==> flow/design.v <==
module timer (
    input wire           clk,
    input wire           rst,
    input wire           start,
    input wire           restart,
    input wire [31:0]    threshold,
    output reg           time_out
);
reg [31:0] counter;
always @(posedge clk or negedge rst) 
begin
    if (!rst) 
    begin
        counter  <= 'b0;
        time_out <= 1'b0;
    end 
    else if (start) 
    begin
        if(!restart)
        begin
            counter <= counter + 'b1;
        end
        else
        begin
            counter <= 'b0;
        end
        if (counter == threshold) 
        begin
            time_out <= 1'b1;
            counter  <= 'd0 ;
        end
        else
        begin
            time_out <= 1'b0;
        end
    end
    else
    begin
        counter <= 'd0;
    end
end
endmodule
module card_handling #(parameter    C_WIDTH   = 6,
                                    P_WIDTH   = 16,
                                    B_WIDTH   = 20,
                                    USERS_NUM = 10)
(
    input wire                  clk,
    input wire                  rst,
    input wire [C_WIDTH-1:0]    card_number,
    input wire                  card_in,
    input wire                  card_out,
    input wire                  operation_done,
    input wire [B_WIDTH-1:0]    updated_balance,
    output reg [P_WIDTH-1:0]    password,
    output reg [B_WIDTH-1:0]    balance,
    output reg                  pass_en     
);
reg [P_WIDTH-1:0] password_rom ;
always @(*)
begin
    case (card_number)
    'd0    : password_rom = 'b0011_0011_0111_0000 ;
    'd1    : password_rom = 'b0011_0101_0000_0110 ;
    'd2    : password_rom = 'b0100_0000_0111_0110 ;
    'd3    : password_rom = 'b0011_0011_0111_0000 ;
    'd4    : password_rom = 'b0101_0010_1001_1000 ;
    'd5    : password_rom = 'b0110_0110_0011_1001 ;
    'd6    : password_rom = 'b0010_0010_1000_0100 ;
    'd7    : password_rom = 'b1001_0001_0010_0101 ;
    'd8    : password_rom = 'b1000_0110_0101_0111 ;
    'd9    : password_rom = 'b0101_0111_1001_0001 ;
    default: password_rom = 'b0 ;
    endcase
end
reg [B_WIDTH*USERS_NUM-1:0] balance_memory ;
reg [B_WIDTH-1:0]           balance_rd ;
localparam [B_WIDTH*USERS_NUM-1:0] BALANCE_INIT = {
    20'd15000 , 20'd40000 , 20'd25000 , 20'd20000 , 20'd4000   ,
    20'd100000, 20'd200000, 20'd10000 , 20'd50000 , 20'd2200   } ;
genvar i ;
generate
for (i = 0 ; i < USERS_NUM ; i = i + 1)
begin : g_balance
    always @(posedge clk or negedge rst) 
    begin
        if (!rst) 
        begin
            balance_memory[i*B_WIDTH +: B_WIDTH] <= BALANCE_INIT[i*B_WIDTH +: B_WIDTH] ;
        end
        else if((card_number == i) && (card_out || operation_done))
        begin
            balance_memory[i*B_WIDTH +: B_WIDTH] <= updated_balance ;
        end
    end
end
endgenerate
integer k ;
always @(*)
begin
    balance_rd = 'b0 ;
    for (k = 0 ; k < USERS_NUM ; k = k + 1)
    begin
        if (card_number == k)
        begin
            balance_rd = balance_memory[k*B_WIDTH +: B_WIDTH] ;
        end
    end
end
always @(posedge clk or negedge rst) 
begin
    if (!rst) 
    begin
        password <= 'b0 ;
        balance  <= 'b0 ;
    end 
    else 
    begin
        if(card_number < USERS_NUM)
        begin
            if(card_in)
            begin
                password <= password_rom ;
                balance  <= balance_rd  ;
            end
        end
        else
        begin
            password <= 'b0 ;
            balance  <= 'b0 ;
        end
    end
end
always @(posedge clk or negedge rst) 
begin
    if(!rst)
    begin
        pass_en <= 1'b0 ;
    end
    else if(card_number < USERS_NUM)
    begin
        pass_en <= card_in ;
    end
    else begin
    end
end
endmodule
module user_interface #(parameter  	P_WIDTH = 16,
                            		B_WIDTH = 20 )
(
    input wire                      clk,
    input wire                      rst,
	input wire                      card_in,
    input wire                      button_0,
    input wire                      button_1,
    input wire                      button_2,
    input wire                      button_3,
    input wire                      button_4,
    input wire                      button_5,
    input wire                      button_6,
    input wire                      button_7,
    input wire                      button_8,
    input wire                      button_9,
    input wire                      enter_button,
    input wire                      cancel_button,
	input wire                      multiple_100_button,
    input wire                      multiple_1000_button,
    input wire                      withdraw_button,
    input wire                      deposit_button,
    input wire                      show_balance,
    input wire                      another_service,
    input wire                      English_button,
    input wire                      Arabic_button,
	output reg     [B_WIDTH-1:0]    entry_value,  
    output reg     [P_WIDTH-1:0]    in_password,  
	output reg     [1:0]            operation,
	output reg     [1:0]	        language
);
reg  [1:0]  count ; 
reg  [3:0]  temp1, temp2, temp3, temp4 ;
reg     [P_WIDTH-1:0]    in_password_temp;
reg     [B_WIDTH-1:0]    entry_value_temp;
reg                 withdraw_hold, withdraw_100_hold, withdraw_1000_hold ;
reg                 withdraw_hold_reg, withdraw_100_hold_reg, withdraw_1000_hold_reg ;
always @(posedge clk or negedge rst) 
begin
	if(!rst)
	begin
		withdraw_hold_reg      <= 1'b0;
		withdraw_100_hold_reg  <= 1'b0;
		withdraw_1000_hold_reg <= 1'b0;
	end
	else
	begin
		withdraw_hold_reg      <= withdraw_hold ;
		withdraw_100_hold_reg  <= withdraw_100_hold ;
		withdraw_1000_hold_reg <= withdraw_1000_hold ;
	end
end
always @(posedge clk or negedge rst) 
begin
	if(!rst)
	begin
		in_password     <= 'b0;
		entry_value  <= 'b0;
	end
	else
	begin
		in_password     <= in_password_temp ;
		entry_value     <= entry_value_temp ;
	end
end
always @(*) 
begin
	if(withdraw_button || deposit_button)
	begin
		entry_value_temp = entry_value ;
		withdraw_hold       = 1'b1; 
		withdraw_100_hold   = 1'b0;
		withdraw_1000_hold  = 1'b0;
	end
	else if(withdraw_hold_reg)
	begin
		entry_value_temp   = entry_value ;
		withdraw_hold      = withdraw_hold_reg ;
		withdraw_100_hold  = withdraw_100_hold_reg ;
		withdraw_1000_hold = withdraw_1000_hold_reg ;
		  if(multiple_100_button)
		begin
			entry_value_temp = entry_value ;
			withdraw_100_hold   = 1'b1;
			withdraw_hold       = 1'b1;
			withdraw_1000_hold  = 1'b0;
		end
		else if(withdraw_100_hold_reg)
		begin
			if(button_1)
			begin
				entry_value_temp = 'd100;
				withdraw_100_hold   = 1'b0;
				withdraw_hold       = 1'b0;
				withdraw_1000_hold  = 1'b0;
			end
			else if(button_2)
			begin
				entry_value_temp = 'd200 ;
				withdraw_100_hold   = 1'b0;
				withdraw_hold       = 1'b0;
				withdraw_1000_hold  = 1'b0;
			end
			else if(button_3)
			begin
				entry_value_temp = 'd300 ;
				withdraw_100_hold   = 1'b0;
				withdraw_hold       = 1'b0;
				withdraw_1000_hold  = 1'b0;
			end
			else if(button_4)
			begin
				entry_value_temp = 'd400 ;
				withdraw_100_hold   = 1'b0;
				withdraw_hold       = 1'b0;
				withdraw_1000_hold  = 1'b0;
			end
			else if(button_5)
			begin
				entry_value_temp      = 'd500 ;
				withdraw_100_hold   = 1'b0;
				withdraw_hold       = 1'b0;
				withdraw_1000_hold  = 1'b0;
			end
			else if(button_6)
			begin
				entry_value_temp      = 'd600 ;
				withdraw_100_hold   = 1'b0;
				withdraw_hold       = 1'b0;
				withdraw_1000_hold  = 1'b0;
			end
			else if(button_7)
			begin
				entry_value_temp      = 'd700 ;
				withdraw_100_hold   = 1'b0;
				withdraw_hold       = 1'b0;
				withdraw_1000_hold  = 1'b0;
			end
			else if(button_8)
			begin
				entry_value_temp      = 'd800 ;
				withdraw_100_hold   = 1'b0;
				withdraw_hold       = 1'b0;
				withdraw_1000_hold  = 1'b0;
			end
			else if(button_9)
			begin
				entry_value_temp      = 'd900 ;
				withdraw_100_hold   = 1'b0;
				withdraw_hold       = 1'b0;
				withdraw_1000_hold  = 1'b0;
			end
			else
			begin
				entry_value_temp = entry_value ;
				withdraw_100_hold   = 1'b1;
				withdraw_hold       = 1'b1;
				withdraw_1000_hold  = 1'b0;
			end
		end
		else if(multiple_1000_button)
		begin
			entry_value_temp = entry_value ;
			withdraw_hold      = 1'b1;
			withdraw_100_hold  = 1'b0;
			withdraw_1000_hold = 1'b1;
		end
		else if(withdraw_1000_hold_reg)
		begin
			if(button_1)
			begin
				entry_value_temp = 'd1000 ;
				withdraw_hold      = 1'b0;
				withdraw_100_hold  = 1'b0;
				withdraw_1000_hold = 1'b0;
			end
			else if(button_2)
			begin
				entry_value_temp = 'd2000 ;
				withdraw_hold      = 1'b0;
				withdraw_100_hold  = 1'b0;
				withdraw_1000_hold = 1'b0;
			end
			else if(button_3)
			begin
				entry_value_temp = 'd3000 ;
				withdraw_hold      = 1'b0;
				withdraw_100_hold  = 1'b0;
				withdraw_1000_hold = 1'b0;
			end
			else if(button_4)
			begin
				entry_value_temp = 'd4000 ;
				withdraw_hold      = 1'b0;
				withdraw_100_hold  = 1'b0;
				withdraw_1000_hold = 1'b0;
			end
			else if(button_5)
			begin
				entry_value_temp = 'd5000 ;
				withdraw_hold      = 1'b0;
				withdraw_100_hold  = 1'b0;
				withdraw_1000_hold = 1'b0;
			end
			else if(button_6)
			begin
				entry_value_temp = 'd6000 ;
				withdraw_hold      = 1'b0;
				withdraw_100_hold  = 1'b0;
				withdraw_1000_hold = 1'b0;
			end
			else if(button_7)
			begin
				entry_value_temp = 'd7000 ;
				withdraw_hold      = 1'b0;
				withdraw_100_hold  = 1'b0;
				withdraw_1000_hold = 1'b0;
			end
			else if(button_8)
			begin
				entry_value_temp = 'd8000 ;
				withdraw_hold      = 1'b0;
				withdraw_100_hold  = 1'b0;
				withdraw_1000_hold = 1'b0;
			end
			else if(button_9)
			begin
				entry_value_temp = 'd9000 ;
				withdraw_hold      = 1'b0;
				withdraw_100_hold  = 1'b0;
				withdraw_1000_hold = 1'b0;
			end
			else
			begin
				entry_value_temp = entry_value ;
				withdraw_hold      = 1'b1;
				withdraw_100_hold  = 1'b0;
				withdraw_1000_hold = 1'b1;
			end
		end 
	end
	else
	begin
		entry_value_temp = entry_value ;
		withdraw_hold      = 1'b0;
		withdraw_100_hold  = 1'b0;
		withdraw_1000_hold = 1'b0;
	end
end
always @(*) 
begin
	if(withdraw_button)
	begin
		operation = 2'b00 ;
	end
	else if(deposit_button)
	begin
		operation = 2'b01 ;
	end
	else if(show_balance)
	begin
		operation = 2'b10 ;
	end
	else
	begin
		operation = 2'b11 ;  
	end
end
always @(posedge clk or negedge rst) 
begin
    if(!rst)
    begin
        count <= 'b0;
		temp1 <= 'd0;
		temp2 <= 'd0;
		temp3 <= 'd0;
		temp4 <= 'd0;
    end
    else if(card_in)
	begin
		count <= 'b0 ;
	end
	else
    begin
        if(button_0)
        begin
		  if(count == 'd0)
		  begin
		   temp1 <= 'd0;
		   count <= count + 1'b1 ;
		  end
		  else if(count == 'd1)
		  begin
		   temp2 <= 'd0;
		   count <= count + 1'b1 ;
		  end
		  else if(count == 'd2)
		  begin
		   temp3 <= 'd0;
		   count <= count + 1'b1 ;
		  end
		  else
		  begin
		   temp4 <= 'd0;
		   count <= 1'b0 ;
		  end
        end
        else if (button_1) 
        begin
		  if(count == 'd0)
		  begin
		   temp1 <= 'd1;
		   count <= count + 1'b1 ;
		  end
		  else if(count == 'd1)
		  begin
		   temp2 <= 'd1;
		   count <= count + 1'b1 ;
		  end
		  else if(count == 'd2)
		  begin
		   temp3 <= 'd1;
		   count <= count + 1'b1 ;
		  end
		  else
		  begin
		   temp4 <= 'd1;
		   count <= 1'b0 ;
		  end
        end
        else if (button_2) 
        begin
		 if(count == 'd0)
		  begin
		   temp1 <= 'd2;
		   count <= count + 1'b1 ;
		  end
		  else if(count == 'd1)
		  begin
		   temp2 <= 'd2;
		   count <= count + 1'b1 ;
		  end
		  else if(count == 'd2)
		  begin
		   temp3 <= 'd2;
		   count <= count + 1'b1 ;
		  end
		  else
		  begin
		   temp4 <= 'd2;
		   count <= 1'b0 ;
		  end
        end
        else if (button_3) 
        begin
		 if(count == 'd0)
		  begin
		   temp1 <= 'd3;
		   count <= count + 1'b1 ;
		  end
		  else if(count == 'd1)
		  begin
		   temp2 <= 'd3;
		   count <= count + 1'b1 ;
		  end
		  else if(count == 'd2)
		  begin
		   temp3 <= 'd3;
		   count <= count + 1'b1 ;
		  end
		  else
		  begin
		   temp4 <= 'd3;
		   count <= 1'b0 ;
		  end
        end
        else if (button_4) 
        begin
		  if(count == 'd0)
		  begin
		   temp1 <= 'd4;
		   count <= count + 1'b1 ;
		  end
		  else if(count == 'd1)
		  begin
		   temp2 <= 'd4;
		   count <= count + 1'b1 ;
		  end
		  else if(count == 'd2)
		  begin
		   temp3 <= 'd4;
		   count <= count + 1'b1 ;
		  end
		  else
		  begin
		   temp4 <= 'd4;
		   count <= 1'b0 ;
		  end
        end
        else if (button_5) 
        begin
           if(count == 'd0)
		  begin
		   temp1 <= 'd5;
		   count <= count + 1'b1 ;
		  end
		  else if(count == 'd1)
		  begin
		   temp2 <= 'd5;
		   count <= count + 1'b1 ;
		  end
		  else if(count == 'd2)
		  begin
		   temp3 <= 'd5;
		   count <= count + 1'b1 ;
		  end
		  else
		  begin
		   temp4 <= 'd5;
		   count <= 1'b0 ;
		  end 
        end
        else if (button_6) 
        begin
		 if(count == 'd0)
		  begin
		   temp1 <= 'd6;
		   count <= count + 1'b1 ;
		  end
		  else if(count == 'd1)
		  begin
		   temp2 <= 'd6;
		   count <= count + 1'b1 ;
		  end
		  else if(count == 'd2)
		  begin
		   temp3 <= 'd6;
		   count <= count + 1'b1 ;
		  end
		  else
		  begin
		   temp4 <= 'd6;
		   count <= 1'b0 ;
		  end 
        end
        else if (button_7) 
        begin
            if(count == 'd0)
		  begin
		   temp1 <= 'd7;
		   count <= count + 1'b1 ;
		  end
		  else if(count == 'd1)
		  begin
		   temp2 <= 'd7;
		   count <= count + 1'b1 ;
		  end
		  else if(count == 'd2)
		  begin
		   temp3 <= 'd7;
		   count <= count + 1'b1 ;
		  end
		  else
		  begin
		   temp4 <= 'd7;
		   count <= 1'b0 ;
		  end 
        end
        else if (button_8) 
        begin
            if(count == 'd0)
		  begin
		   temp1 <= 'd8;
		   count <= count + 1'b1 ;
		  end
		  else if(count == 'd1)
		  begin
		   temp2 <= 'd8;
		   count <= count + 1'b1 ;
		  end
		  else if(count == 'd2)
		  begin
		   temp3 <= 'd8;
		   count <= count + 1'b1 ;
		  end
		  else
		  begin
		   temp4 <= 'd8;
		   count <= 1'b0 ;
		  end 
        end
        else if (button_9) 
        begin
            if(count == 'd0)
		  begin
		   temp1 <= 'd9;
		   count <= count + 1'b1 ;
		  end
		  else if(count == 'd1)
		  begin
		   temp2 <= 'd9;
		   count <= count + 1'b1 ;
		  end
		  else if(count == 'd2)
		  begin
		   temp3 <= 'd9;
		   count <= count + 1'b1 ;
		  end
		  else
		  begin
		   temp4 <= 'd9;
		   count <= 1'b0 ;
		  end 
        end
    end
end
always @(*) begin
    if(enter_button ) 
	begin
		in_password_temp = {temp1, temp2, temp3, temp4} ;
	end
	else
	begin
		in_password_temp = in_password ;
	end
end
always @(*) 
begin
	if(English_button)
	begin
		language = 2'b01;
	end	
	else if(Arabic_button)
	begin
		language = 2'b10;
	end
	else
	begin
		language = 2'b00;   
	end
end
endmodule
module ATM_FSM #(parameter  P_WIDTH = 16,
                            B_WIDTH = 20 )
(
    input wire              clk,
    input wire              rst,
    input wire                       time_out,
    input wire     [P_WIDTH-1:0]     user_password,
    input wire     [B_WIDTH-1:0]     current_balance,
    input wire                       pass_en,
    input wire     [P_WIDTH-1:0]     in_password,
    input wire                       enter_button,
    input wire                       cancel_button,
    input wire                       correction_button,
    input wire                       another_service,
    input wire     [1:0]             language,       
    input wire     [1:0]             operation,      
    input wire     [B_WIDTH-1:0]     actual_deposit_value,
    input wire     [B_WIDTH-1:0]     entry_value,
    output reg     [B_WIDTH-1:0]     updated_balance,
    output reg                       wrong_password,
    output reg                       operation_done,  
    output reg                       error,  
    output reg                       start_timer,  
    output wire                      restart_timer,  
    output reg                       card_out
);
localparam          IDLE             = 4'b0000 ,
                    LANGUAGE         = 4'b0001 ,
                    WRITE_PASS       = 4'b0010 ,
                    CHECK_PASS       = 4'b0011 ,
                    OPERATION        = 4'b0100 ,
                    WRITE_WITHDRAW   = 4'b0101 ,
                    WITHDRAW         = 4'b0110 ,
                    WRITE_DEPOSIT    = 4'b0111 ,
                    DEPOSIT          = 4'b1000 ,
                    BALANCE          = 4'b1001 ;
reg      [3:0]      current_state ,
                    next_state ;
reg      [B_WIDTH-1:0]     updated_balance_comb ;
reg      [1:0]    error_count ;
reg      [1:0]    error_count_reg ;
always @(posedge clk or negedge rst) 
begin
    if(!rst)
    begin
        error_count_reg <= 'b0 ;
    end
    else
    begin
        error_count_reg <= error_count ;
    end
end
reg                        op_done_reg ;
always @(posedge clk or negedge rst) 
begin
    if(!rst)
    begin
        op_done_reg <= 1'b0 ;
    end
    else
    begin
        op_done_reg <= operation_done && ((current_state == WITHDRAW) || (current_state == DEPOSIT)) ;
    end
end
always @(posedge clk or negedge rst) 
begin
    if(!rst)
    begin
        updated_balance <= 'b0 ;
    end
    else
    begin
        if(pass_en)
        begin
            updated_balance <= current_balance ;
        end
        else
        begin
            updated_balance <= updated_balance_comb ;
        end
    end   
end
always @ (posedge clk or negedge rst)
begin
    if(!rst)
    begin
        current_state <= IDLE ;
    end
    else
    begin
        current_state <= next_state ;
    end
end
always @ (*)
begin
    error_count = error_count_reg;
    case (current_state)
    IDLE : begin
        error_count = 'b0;
        if(pass_en)
        begin
            next_state = LANGUAGE ;
        end
        else
        begin
            next_state = IDLE ;
        end
    end
    LANGUAGE : begin
        if(time_out || cancel_button)  
        begin
            next_state = IDLE ;
        end
        else
        begin
            if(language == 2'b01 || language == 2'b10)
            begin
                next_state = WRITE_PASS ;
            end
            else
            begin
                next_state = LANGUAGE ;
            end
        end
    end
    WRITE_PASS : begin
        error_count = error_count_reg;
        if(time_out || cancel_button)
        begin
            next_state = IDLE ;
        end
        else if(enter_button)
        begin
            next_state = CHECK_PASS ;
        end
        else
        begin
            next_state = WRITE_PASS ;
        end
    end
    CHECK_PASS : begin
        if(wrong_password)  
        begin
            if(error_count_reg == 2'b10)
            begin
                error_count = 2'b0;
                next_state = IDLE ;
            end
            else
            begin
                error_count = error_count_reg + 'b1 ;
                next_state = WRITE_PASS ;
            end    
        end
        else
        begin
            error_count = 2'b0;
            next_state = OPERATION ;
        end
    end
    OPERATION : begin
        if(time_out || cancel_button)  
        begin
            next_state = IDLE ;
        end
        else
        begin
            if(operation == 2'b00)
            begin
                next_state = WRITE_WITHDRAW ;
            end
            else if(operation == 2'b01)
            begin
                next_state = WRITE_DEPOSIT ;
            end
            else if(operation == 2'b10)
            begin
                next_state = BALANCE ;
            end
            else
            begin
                next_state = OPERATION ;
            end
        end
    end
    WRITE_WITHDRAW : begin
         error_count = error_count_reg;
        if(time_out || cancel_button)
        begin
            next_state = IDLE ;
        end
        else
        begin
            if(enter_button)
            begin
                next_state = WITHDRAW ;
            end
            else 
            begin
                next_state = WRITE_WITHDRAW ;
            end
        end
    end
    WITHDRAW : begin
        if(operation_done)
        begin
            error_count = 2'b0;
            if(time_out || cancel_button)
            begin
                next_state = IDLE ;
            end
            else
            begin
                if(another_service)
                begin
                    next_state = OPERATION ;
                end
                else
                begin
                    next_state = WITHDRAW ;
                end
            end
        end
        else  
        begin
            if(error_count_reg == 2'b10)
            begin
                error_count = 2'b0;
                next_state = IDLE ;
            end
            else
            begin
                error_count = error_count_reg + 'b1 ;
                next_state = WRITE_WITHDRAW ;
            end
        end
    end
    WRITE_DEPOSIT : begin
         error_count = error_count_reg;
        if(time_out || cancel_button)
        begin
            next_state = IDLE ;
        end
        else
        begin
            if(enter_button)
            begin
                next_state = DEPOSIT ;
            end
            else
            begin
                next_state = WRITE_DEPOSIT ;
            end
        end
    end
    DEPOSIT : begin
        if(operation_done)
        begin
            error_count = 2'b0;
            if(time_out || cancel_button)
            begin
                next_state = IDLE ;
            end
            else
            begin
                if(another_service)
                begin
                    next_state = OPERATION ;
                end
                else
                begin
                    next_state = DEPOSIT ;
                end
            end 
        end
        else  
        begin
            if(error_count_reg == 2'b10)
            begin
                error_count = 2'b0;
                next_state = IDLE ;
            end
            else
            begin
                error_count = error_count_reg + 'b1 ;
                next_state = WRITE_DEPOSIT ;
            end
        end
    end
    BALANCE : begin
        if(time_out || cancel_button)
        begin
            next_state = IDLE ;
        end
        else
        begin
            if(another_service)
            begin
                next_state = OPERATION ;
            end
            else
            begin
                next_state = BALANCE ;
            end
        end
    end
    default : begin
        next_state = IDLE ;
    end
    endcase
end
always @ (*)
begin
    case (current_state)
    IDLE : begin
        wrong_password = 1'b0 ;
        operation_done = 1'b0 ;
        error = 1'b0 ;
        updated_balance_comb = updated_balance ; 
        start_timer = 1'b0 ;
        card_out = 1'b0 ;
    end
    LANGUAGE : begin
        wrong_password = 1'b0 ;
        operation_done = 1'b0 ;
        error = 1'b0 ;
        updated_balance_comb = updated_balance ; 
        start_timer = 1'b1 ;
        if(time_out || cancel_button) 
        begin
            card_out = 1'b1 ;
        end
        else
        begin
            card_out = 1'b0 ;
        end  
    end
    WRITE_PASS : begin
        wrong_password = 1'b0 ;
        operation_done = 1'b0 ;
        error = 1'b0 ;
        updated_balance_comb = updated_balance ; 
        start_timer = 1'b1 ;
        if(time_out || cancel_button) 
        begin
            card_out = 1'b1 ;
        end
        else
        begin
            card_out = 1'b0 ;
        end  
    end
    CHECK_PASS : begin
        operation_done = 1'b0 ;
        updated_balance_comb = updated_balance ; 
        start_timer = 1'b0 ;
        card_out = 1'b0 ;
        if(in_password == user_password)
        begin
            wrong_password = 1'b0 ;
            error = 1'b0 ;
        end
        else
        begin
            wrong_password = 1'b1 ;
            error = 1'b1 ;
        end
    end
    OPERATION : begin
        wrong_password = 1'b0 ;
        operation_done = 1'b0 ;
        error = 1'b0 ;
        updated_balance_comb = updated_balance ;
        start_timer = 1'b1 ;
        if(time_out || cancel_button) 
        begin
            card_out = 1'b1 ;
        end
        else
        begin
            card_out = 1'b0 ;
        end  
    end
    WRITE_WITHDRAW : begin
        wrong_password = 1'b0 ;
        operation_done = 1'b0 ;
        error = 1'b0 ;
        updated_balance_comb = updated_balance ; 
        start_timer = 1'b1 ;
        if(time_out || cancel_button) 
        begin
            card_out = 1'b1 ;
        end
        else
        begin
            card_out = 1'b0 ;
        end  
    end
    WITHDRAW : begin
        wrong_password = 1'b0 ;
        start_timer = 1'b1 ;
        if(!op_done_reg)  
        begin
            if(entry_value > current_balance)
            begin
                error = 1'b1 ;
                updated_balance_comb = updated_balance ;
                operation_done = 1'b0 ;
            end
            else
            begin
                error = 1'b0 ;
                updated_balance_comb = updated_balance - entry_value ;
                operation_done = 1'b1 ;
            end
        end
        else
        begin
            error = 1'b0 ;
            updated_balance_comb = updated_balance ;
            operation_done = 1'b1 ;
        end 
        if(time_out || cancel_button) 
        begin
            card_out = 1'b1 ;
        end
        else
        begin
            card_out = 1'b0 ;
        end  
    end
    WRITE_DEPOSIT : begin
        wrong_password = 1'b0 ;
        operation_done = 1'b0 ;
        error = 1'b0 ;
        updated_balance_comb = updated_balance ; 
        start_timer = 1'b1 ;
        if(time_out || cancel_button) 
        begin
            card_out = 1'b1 ;
        end
        else
        begin
            card_out = 1'b0 ;
        end  
    end
    DEPOSIT : begin
        wrong_password = 1'b0 ;
        start_timer = 1'b1 ;
        if(!op_done_reg)  
        begin
            if(entry_value == actual_deposit_value)
            begin
                error = 1'b0 ;
                updated_balance_comb = updated_balance + actual_deposit_value ;
                operation_done = 1'b1 ;
            end
            else
            begin
                error = 1'b1 ;
                updated_balance_comb = updated_balance ;
                operation_done = 1'b0 ;
            end
        end
        else
        begin
            error = 1'b0 ;
            updated_balance_comb = updated_balance ;
            operation_done = 1'b1 ;
        end
        if(time_out || cancel_button) 
        begin
            card_out = 1'b1 ;
        end
        else
        begin
            card_out = 1'b0 ;
        end   
    end
    BALANCE : begin
        wrong_password = 1'b0 ;
        operation_done = 1'b1 ;
        error = 1'b0 ;
        updated_balance_comb = updated_balance ; 
        start_timer = 1'b1 ;
        if(time_out || cancel_button) 
        begin
            card_out = 1'b1 ;
        end
        else
        begin
            card_out = 1'b0 ;
        end  
    end
    default : begin
        wrong_password = 1'b0 ;
        operation_done = 1'b0 ;
        error = 1'b0 ;
        updated_balance_comb = updated_balance ; 
        start_timer = 1'b0 ;
        card_out = 1'b0 ;
    end
    endcase
end
assign restart_timer = another_service || enter_button || (language == 2'b01) || (language == 2'b10) || (operation == 2'b00) || (operation == 2'b01) || (operation == 2'b10);
endmodule
module ATM_TOP #(parameter  P_WIDTH = 16,
                            B_WIDTH = 20, 
							C_WIDTH = 6)
( 
    input   wire                    clk,
    input   wire                    rst,
	input wire [C_WIDTH-1:0]         card_number,
	input wire                       card_in,
    input wire                      button_0,
    input wire                      button_1,
    input wire                      button_2,
    input wire                      button_3,
    input wire                      button_4,
    input wire                      button_5,
    input wire                      button_6,
    input wire                      button_7,
    input wire                      button_8,
    input wire                      button_9,
    input wire                      enter_button,
    input wire                      cancel_button,
    input wire                      withdraw_button,
    input wire                      deposit_button,
    input wire                      show_balance,
	input wire                      another_service,
    input wire                      English_button,
    input wire                      Arabic_button,
	input wire                      multiple_100_button,
    input wire                      multiple_1000_button,
    input wire     [B_WIDTH-1:0]     actual_deposit_value,
	input wire [31:0]                threshold,
	output wire	                         card_out,
	output wire  [B_WIDTH-1:0]     updated_balance,  
	output wire                    operation_done, 
	output wire                    error,
	output wire                    wrong_password
	);
wire  [B_WIDTH-1:0]         entry_value;
wire  [P_WIDTH-1:0]         password; 
wire  [B_WIDTH-1:0]         balance; 
wire                        pass_en; 
wire  [P_WIDTH-1:0]         in_password ;  
wire  [1:0]                 operation ;  
wire                         time_out ;  
wire                         start_timer ;  
wire                         restart_timer;  
wire     [1:0]               language ;
card_handling U0_card_handling (
    .clk(clk),
    .rst(rst),
    .card_number(card_number),
    .card_in(card_in),
	.card_out(card_out),
	.updated_balance(updated_balance),
    .password(password),
    .balance(balance),
	.operation_done(operation_done),
    .pass_en(pass_en)
);
user_interface U0_user_interface (
    .clk(clk),
    .rst(rst),
    .button_0(button_0),
	.button_1(button_1),
	.button_2(button_2),
	.button_3(button_3),
	.button_4(button_4),
	.button_5(button_5),
	.button_6(button_6),
	.button_7(button_7),
	.button_8(button_8),
	.button_9(button_9),
    .card_in(card_in),
	.multiple_100_button(multiple_100_button),
	.multiple_1000_button(multiple_1000_button),
    .enter_button(enter_button),
    .cancel_button(cancel_button),
    .withdraw_button(withdraw_button),
    .deposit_button(deposit_button),
	.show_balance(show_balance),
	.another_service(another_service),
	.English_button(English_button),
	.Arabic_button(Arabic_button),
	.entry_value(entry_value),
	.in_password(in_password),
	.operation(operation),
	.language(language)
);
timer U0_timer (
    .clk(clk),
    .rst(rst),
	.restart(restart_timer),
    .start(start_timer),
    .threshold(threshold),
    .time_out(time_out)
);
ATM_FSM U0_ATM_FSM (
    .clk(clk),
    .rst(rst),
    .time_out(time_out),
    .user_password(password),
    .current_balance(balance),
    .pass_en(pass_en),
	.card_out(card_out),
    .in_password(in_password),
    .enter_button(enter_button),
	.cancel_button(cancel_button),
	.correction_button(1'b0),
	.another_service(another_service),
	.language(language),
	.operation(operation),
	.entry_value(entry_value),
	.actual_deposit_value(actual_deposit_value),
	.updated_balance(updated_balance),
	.wrong_password(wrong_password),
	.operation_done(operation_done),
	.error(error),
	.start_timer(start_timer),
	.restart_timer(restart_timer)
);
endmodule
# Reports on ATM_TOP
# Module ATM_TOP before and after one edit of its RTL, step after step.
# "orig" refers to lines of the RTL above, "edited" to lines of the edited file.
# "delta" is "edited" less "orig", of the values as shown.
# Operators carry their Yosys type and port widths (W data, S select, Z words).
# Library cell names are shortened.
# A cell with - has no value.
[setup]
design = "ATM_TOP"
clk_port = "clk"
cell_library = "sky130hd"
lib_corner = "tt_025C_1v80"

# Edit of the RTL
# The edit as a unified diff against the file above.
# The edited RTL no longer does the same as the RTL above: the edit was made by script, with no optimisation intended.
# begin of diff
@@ -25,5 +25,5 @@
             counter <= 'b0;
         end
-        if (counter == threshold) 
+        if (counter < threshold) 
         begin
             time_out <= 1'b1;
# end of diff

# After elaboration
# Counts by Yosys on the flattened word-level netlist (proc, flatten, opt, wreduce; memories kept). Register bits leave out memories and registers merged into their read ports (data or address). Print and check cells are left out. Cells with the same type and inputs are merged into one.
# Memory sizes are those after Yosys's memory passes, which may raise the word count (mostly to a power of two), join words into wider ones and drop unused or constant bits.
[word_totals]
columns = ["item", "orig", "edited", "delta"]
rows = [
  ["reg_bits", 354, 354, 0],
  ["rom_bits", 240, 240, 0],
  ["mem_count", 1, 1, 0],
  ["input_bits", 81, 81, 0],
  ["out_inout_bits", 24, 24, 0],
  ["wordCells", 384, 384, 0],
]
[memory_table]
columns = ["item", "orig", "edited"]
rows = [
  ["mem_shapes", "16x15 r1 w0", "16x15 r1 w0"],
]
[classes]
columns = ["item", "orig", "edited", "delta"]
rows = [
  ["addsub", 5, 5, 0],
  ["n_cmp", 2, 3, 1],
  ["n_eq", 36, 35, -1],
  ["mux", 265, 265, 0],
  ["logic", 6, 6, 0],
  ["n_reduce_logical", 40, 40, 0],
]
[op_table]
columns = ["cell", "orig", "edited", "delta"]
rows = [
  ["$eq A32 B32 Y1", 1, 0, -1],
  ["$lt A32 B32 Y1", 0, 1, 1],
  ["$mux W4", 147, 147, 0],
  ["$mux W1", 42, 42, 0],
  ["$mux W20", 38, 38, 0],
  ["$mux W2", 25, 25, 0],
  ["$logic_and A1 B1 Y1", 11, 11, 0],
  ["$logic_or A1 B1 Y1", 11, 11, 0],
  ["$not A1 Y1", 6, 6, 0],
  ["$eq A2 B2 Y1 const B", 4, 4, 0],
  ["$eq A4 B3 Y1 const B", 4, 4, 0],
  ["$eq A6 B3 Y1 const B", 4, 4, 0],
  ["$ne A3 B3 Y1 const B", 4, 4, 0],
  ["$eq A2 B1 Y1 const B", 3, 3, 0],
  ["$logic_not A2 Y1", 3, 3, 0],
  ["$mux W16", 3, 3, 0],
  ["$mux W32", 3, 3, 0],
  ["$reduce_and A5 Y1", 3, 3, 0],
  ["$add A2 B1 Y2 const B", 2, 2, 0],
  ["$eq A4 B2 Y1 const B", 2, 2, 0],
  ["$eq A4 B4 Y1 const B", 2, 2, 0],
  ["$eq A6 B2 Y1 const B", 2, 2, 0],
  ["$eq A6 B4 Y1 const B", 2, 2, 0],
  ["$mux W3", 2, 2, 0],
  ["$pmux W1 S3", 2, 2, 0],
  ["$add A20 B20 Y20", 1, 1, 0],
  ["$add A32 B1 Y32 const B", 1, 1, 0],
  ["$eq A16 B16 Y1", 1, 1, 0],
]
# Not every row of either side is listed.

# Longest topological paths
# Yosys ltp: most cells in a row. Word level: on the elaborated netlist, between registers, memories and ports. Mapped: between sequential cells and ports; inverters and the memories' decode and read muxes count.
[logic_depth]
columns = ["item", "orig", "edited", "delta"]
rows = [
  ["ltp_word", 15, 15, 0],
  ["abc_area", "0", "0", "-"],
  ["depth_mapped", 16, 16, 0],
  ["depth_no_buf", 15, 16, 1],
]

# Synthesis result
# Source: synth_stat.txt of the flow (Yosys; design flattened, memories mapped). It holds for the ABC_AREA given above (unset counts as 0); a run with the other value may have another netlist.
[synth_totals]
columns = ["item", "orig", "edited", "delta"]
rows = [
  ["mapped_cells", 1748, 1772, 24],
  ["yosys_area_um2", 18380.1, 18656.6, 276.5],
  ["seqArea_um2", 8854.7, 8854.7, 0.0],
  ["ffs", 351, 351, 0],
  ["buf_cells", 111, 115, 4],
]
[by_type]
columns = ["cell_type", "orig", "edited", "delta"]
rows = [
  ["nor3_1", 28, 74, 46],
  ["ha_1", 43, 74, 31],
  ["o21ai_0", 114, 84, -30],
  ["nand2_1", 125, 97, -28],
  ["xnor2_1", 57, 31, -26],
  ["inv_1", 52, 76, 24],
  ["buf_1", 1, 25, 24],
  ["clkbuf_1", 83, 63, -20],
  ["a21oi_1", 69, 88, 19],
  ["a2111oi_0", 2, 16, 14],
  ["a221oi_1", 24, 37, 13],
  ["o21ai_1", 13, 1, -12],
  ["and3_1", 10, 22, 12],
  ["a211oi_1", 21, 10, -11],
  ["o31ai_1", 6, 17, 11],
  ["nand4_1", 24, 14, -10],
  ["mux2i_1", 19, 9, -10],
  ["or3_1", 14, 4, -10],
]
# Not every row of either side is listed.
# The figures by module come from a second, unflattened synthesis with its own total; it is not the netlist above.
[unflattened]
columns = ["item", "orig", "edited", "delta"]
rows = [
  ["cells_unflattened", 1839, 1932, 93],
  ["area_unflattened_um2", 19531.2, 20470.9, 939.7],
]
# Each row is one instance without its submodules.
[modules_orig]
columns = ["module", "instances", "n_cells", "mod_area_um2", "seq_area_um2"]
rows = [
  ["card_handling", 1, 935, 11135.7, 5975.7],
  ["ATM_FSM", 1, 495, 3946.3, 827.0],
  ["user_interface", 1, 203, 2442.3, 1226.2],
  ["timer", 1, 205, 2003.2, 825.8],
  ["ATM_TOP", 1, 1, 3.8, 0.0],
]
[modules_edited]
columns = ["module", "instances", "n_cells", "mod_area_um2", "seq_area_um2"]
rows = [
  ["card_handling", 1, 940, 11327.1, 5975.7],
  ["ATM_FSM", 1, 513, 4068.9, 827.0],
  ["timer", 1, 275, 2628.8, 825.8],
  ["user_interface", 1, 203, 2442.3, 1226.2],
  ["ATM_TOP", 1, 1, 3.8, 0.0],
]

# Timing after synthesis
# OpenSTA on the mapped netlist: ideal clock, no wires. The path of least setup slack (recovery checks aside). Input and output delay are each 20% of the period. Register names are those of the netlist, which keeps one name where synthesis merged equal registers.
[synth_path]
columns = ["item", "orig", "edited", "delta"]
rows = [
  ["path_type", "input to output", "input to output", "-"],
  ["startpoint", "input actual_deposit_value[17]", "input actual_deposit_value[18]", "-"],
  ["endpoint", "output operation_done", "output operation_done", "-"],
  ["clock_period_ns", 6.0, 6.0, 0.0],
  ["input_delay_ns", 1.200, 1.200, 0.000],
  ["output_delay_ns", 1.200, 1.200, 0.000],
  ["launch_ns", 1.200, 1.200, 0.000],
  ["arrival_ns", 2.714, 2.388, -0.326],
  ["required_time_ns", 4.800, 4.800, 0.000],
  ["path_slack_ns", 2.086, 2.412, 0.326],
  ["path_delay_ns", 1.514, 1.188, -0.326],
  ["path_stages", 6, 5, -1],
  ["n_path_buf", 0, 0, 0],
  ["period_less_setup_slack_ns", 3.914, 3.588, -0.326],
]
# "path_delay_ns" = arrival - input delay + setup time.
# A path that ends at an output port has no setup time.
# "path_stages": output pins that drive a net of the path, with the launching flip-flop's if there is one; two outputs of one cell count as two.
# "period_less_setup_slack_ns" = period - worst setup slack (recovery checks aside). The figure is calculated, with input and output delays left at 20% of the set period.
# The rows between start and end are the longest chain of elaborated cells between them; the timing report does not say that the signal goes this way. Where chains are equally long, one stands for them.
# A line is the first line of the expression or statement that the cell stems from. Yosys adds cells for indexed reads and writes and turns some case tables into memories.
[synth_via_orig]
path_cell_list = "or4_1 -> nor4_1 -> a41oi_1 -> a21oi_1 -> nand2_1 -> inv_1"
elab_chain_cells = 4
cells_between = 4
cone_lines = 3
cone_classes = "eq/ne: 1; mux: 3"
[synth_rtl_orig]
columns = ["item", "line", "text"]
rows = [
  ["from (decl)", 1224, "input wire     [B_WIDTH-1:0]     actual_deposit_value,"],
  ["$eq A20 B20 Y1", 1141, "if(entry_value == actual_deposit_value)"],
  ["$mux W1", 1141, ""],
  ["$mux W1", 1139, "if(!op_done_reg)"],
  ["$pmux W1 S3", 1003, "case (current_state)"],
  ["to (decl)", 1228, "output wire operation_done,"],
]
[synth_via_edited]
path_cell_list = "nor4_1 -> nand4_1 -> o41ai_1 -> a21o_1 -> a21o_1"
elab_chain_cells = 4
cells_between = 4
cone_lines = 3
cone_classes = "eq/ne: 1; mux: 3"
[synth_rtl_edited]
columns = ["item", "line", "text"]
rows = [
  ["from (decl)", 1224, "input wire     [B_WIDTH-1:0]     actual_deposit_value,"],
  ["$eq A20 B20 Y1", 1141, "if(entry_value == actual_deposit_value)"],
  ["$mux W1", 1141, ""],
  ["$mux W1", 1139, "if(!op_done_reg)"],
  ["$pmux W1 S3", 1003, "case (current_state)"],
  ["to (decl)", 1228, "output wire operation_done,"],
]

# Worst path after layout
# Path of least setup slack in the final report of the runs of set A (OpenROAD, finished layout, wires in). Where an end is a register, its clock arrival counts in the times.
[layout_path]
columns = ["item", "orig", "edited", "delta"]
rows = [
  ["path_type", "input to output", "input to output", "-"],
  ["startpoint", "input actual_deposit_value[18]", "input actual_deposit_value[11]", "-"],
  ["endpoint", "output operation_done", "output operation_done", "-"],
  ["clock_period_ns", 5.35, 5.35, 0.00],
  ["input_delay_ns", 1.07, 1.07, 0.00],
  ["output_delay_ns", 1.07, 1.07, 0.00],
  ["launch_ns", 1.07, 1.07, 0.00],
  ["arrival_ns", 3.88, 3.57, -0.31],
  ["required_time_ns", 4.28, 4.28, 0.00],
  ["path_slack_ns", 0.40, 0.71, 0.31],
  ["path_stages", 8, 7, -1],
  ["n_path_buf", 2, 2, 0],
]
# The rows between start and end are the longest chain of elaborated cells between them; the timing report does not say that the signal goes this way. Where chains are equally long, one stands for them.
[layout_via_orig]
path_cell_list = "clkdlybuf4s50_1 -> or4_1 -> nor4_1 -> a41oi_1 -> a21oi_1 -> nand2_1 -> inv_1 -> clkdlybuf4s50_1"
elab_chain_cells = 4
cells_between = 4
cone_lines = 3
cone_classes = "eq/ne: 1; mux: 3"
[layout_rtl_orig]
columns = ["item", "line", "text"]
rows = [
  ["from (decl)", 1224, "input wire     [B_WIDTH-1:0]     actual_deposit_value,"],
  ["$eq A20 B20 Y1", 1141, "if(entry_value == actual_deposit_value)"],
  ["$mux W1", 1141, ""],
  ["$mux W1", 1139, "if(!op_done_reg)"],
  ["$pmux W1 S3", 1003, "case (current_state)"],
  ["to (decl)", 1228, "output wire operation_done,"],
]
[layout_via_edited]
path_cell_list = "clkdlybuf4s50_1 -> xnor2_1 -> nand4_1 -> o41ai_1 -> a21o_1 -> a21o_1 -> clkdlybuf4s50_1"
elab_chain_cells = 4
cells_between = 4
cone_lines = 3
cone_classes = "eq/ne: 1; mux: 3"
[layout_rtl_edited]
columns = ["item", "line", "text"]
rows = [
  ["from (decl)", 1224, "input wire     [B_WIDTH-1:0]     actual_deposit_value,"],
  ["$eq A20 B20 Y1", 1141, "if(entry_value == actual_deposit_value)"],
  ["$mux W1", 1141, ""],
  ["$mux W1", 1139, "if(!op_done_reg)"],
  ["$pmux W1 S3", 1003, "case (current_state)"],
  ["to (decl)", 1228, "output wire operation_done,"],
]

# Flow runs
# Both versions went through the flow (Yosys, OpenROAD) with the same settings in each pair. Constraints: input delay and output delay 20% of the set period each, output load 0.01 pF.
[settings_set_A]
CORE_UTILIZATION = 40
period_ns = 5.35
CAP_MARGIN = 20
CORE_MARGIN = 2
SLEW_MARGIN = 20
[results_set_A]
columns = ["item", "orig", "edited", "delta"]
rows = [
  ["synthesis_area_um2", 18380.1, 18656.6, 276.5],
  ["total_die_area_um2", 47681.1, 48384.6, 703.5],
  ["finish.stdcell_area_um2", 21343.0, 21599.5, 256.5],
  ["util_pct", 47.0, 46.7, -0.3],
  ["worstSetupSlack_ns", 0.395, 0.708, 0.313],
  ["tns_setup_ns", 0.000, 0.000, 0.000],
  ["timing.hold.ws_ns", 0.488, 0.498, 0.010],
  ["total_power_w", 0.006838, 0.006884, 0.000046],
  ["period_reached_ns", 4.955, 4.642, -0.313],
]
[settings_set_B]
CAP_MARGIN = 10
CORE_UTILIZATION = 57
GPL_ROUTABILITY_DRIVEN = 1
MAX_ROUTING_LAYER = "met5"
MIN_ROUTING_LAYER = "met1"
PLACE_DENSITY_LB_ADDON = 0.13
SETUP_SLACK_MARGIN = 1.33
period_ns = 9.34
CORE_MARGIN = 2
SLEW_MARGIN = 20
[results_set_B]
columns = ["item", "orig", "edited", "delta"]
rows = [
  ["synthesis_area_um2", 18380.1, 18656.6, 276.5],
  ["total_die_area_um2", 33697.9, 34193.6, 495.7],
  ["finish.stdcell_area_um2", 20946.3, 21315.4, 369.1],
  ["util_pct", 66.2, 65.8, -0.4],
  ["worstSetupSlack_ns", 2.666, 3.000, 0.334],
  ["tns_setup_ns", 0.000, 0.000, 0.000],
  ["timing.hold.ws_ns", 0.496, 0.502, 0.006],
  ["total_power_w", 0.003862, 0.003971, 0.000109],
  ["period_reached_ns", 6.674, 6.340, -0.334],
]
# "period_reached_ns" = clock period - worst setup slack. The figure is calculated, with input and output delays left at 20% of the set period.
# By "total_power_w" is meant OpenSTA's value without simulated activity: inputs other than the clock are taken to toggle once in ten clock periods, and the tool carries that through the logic.
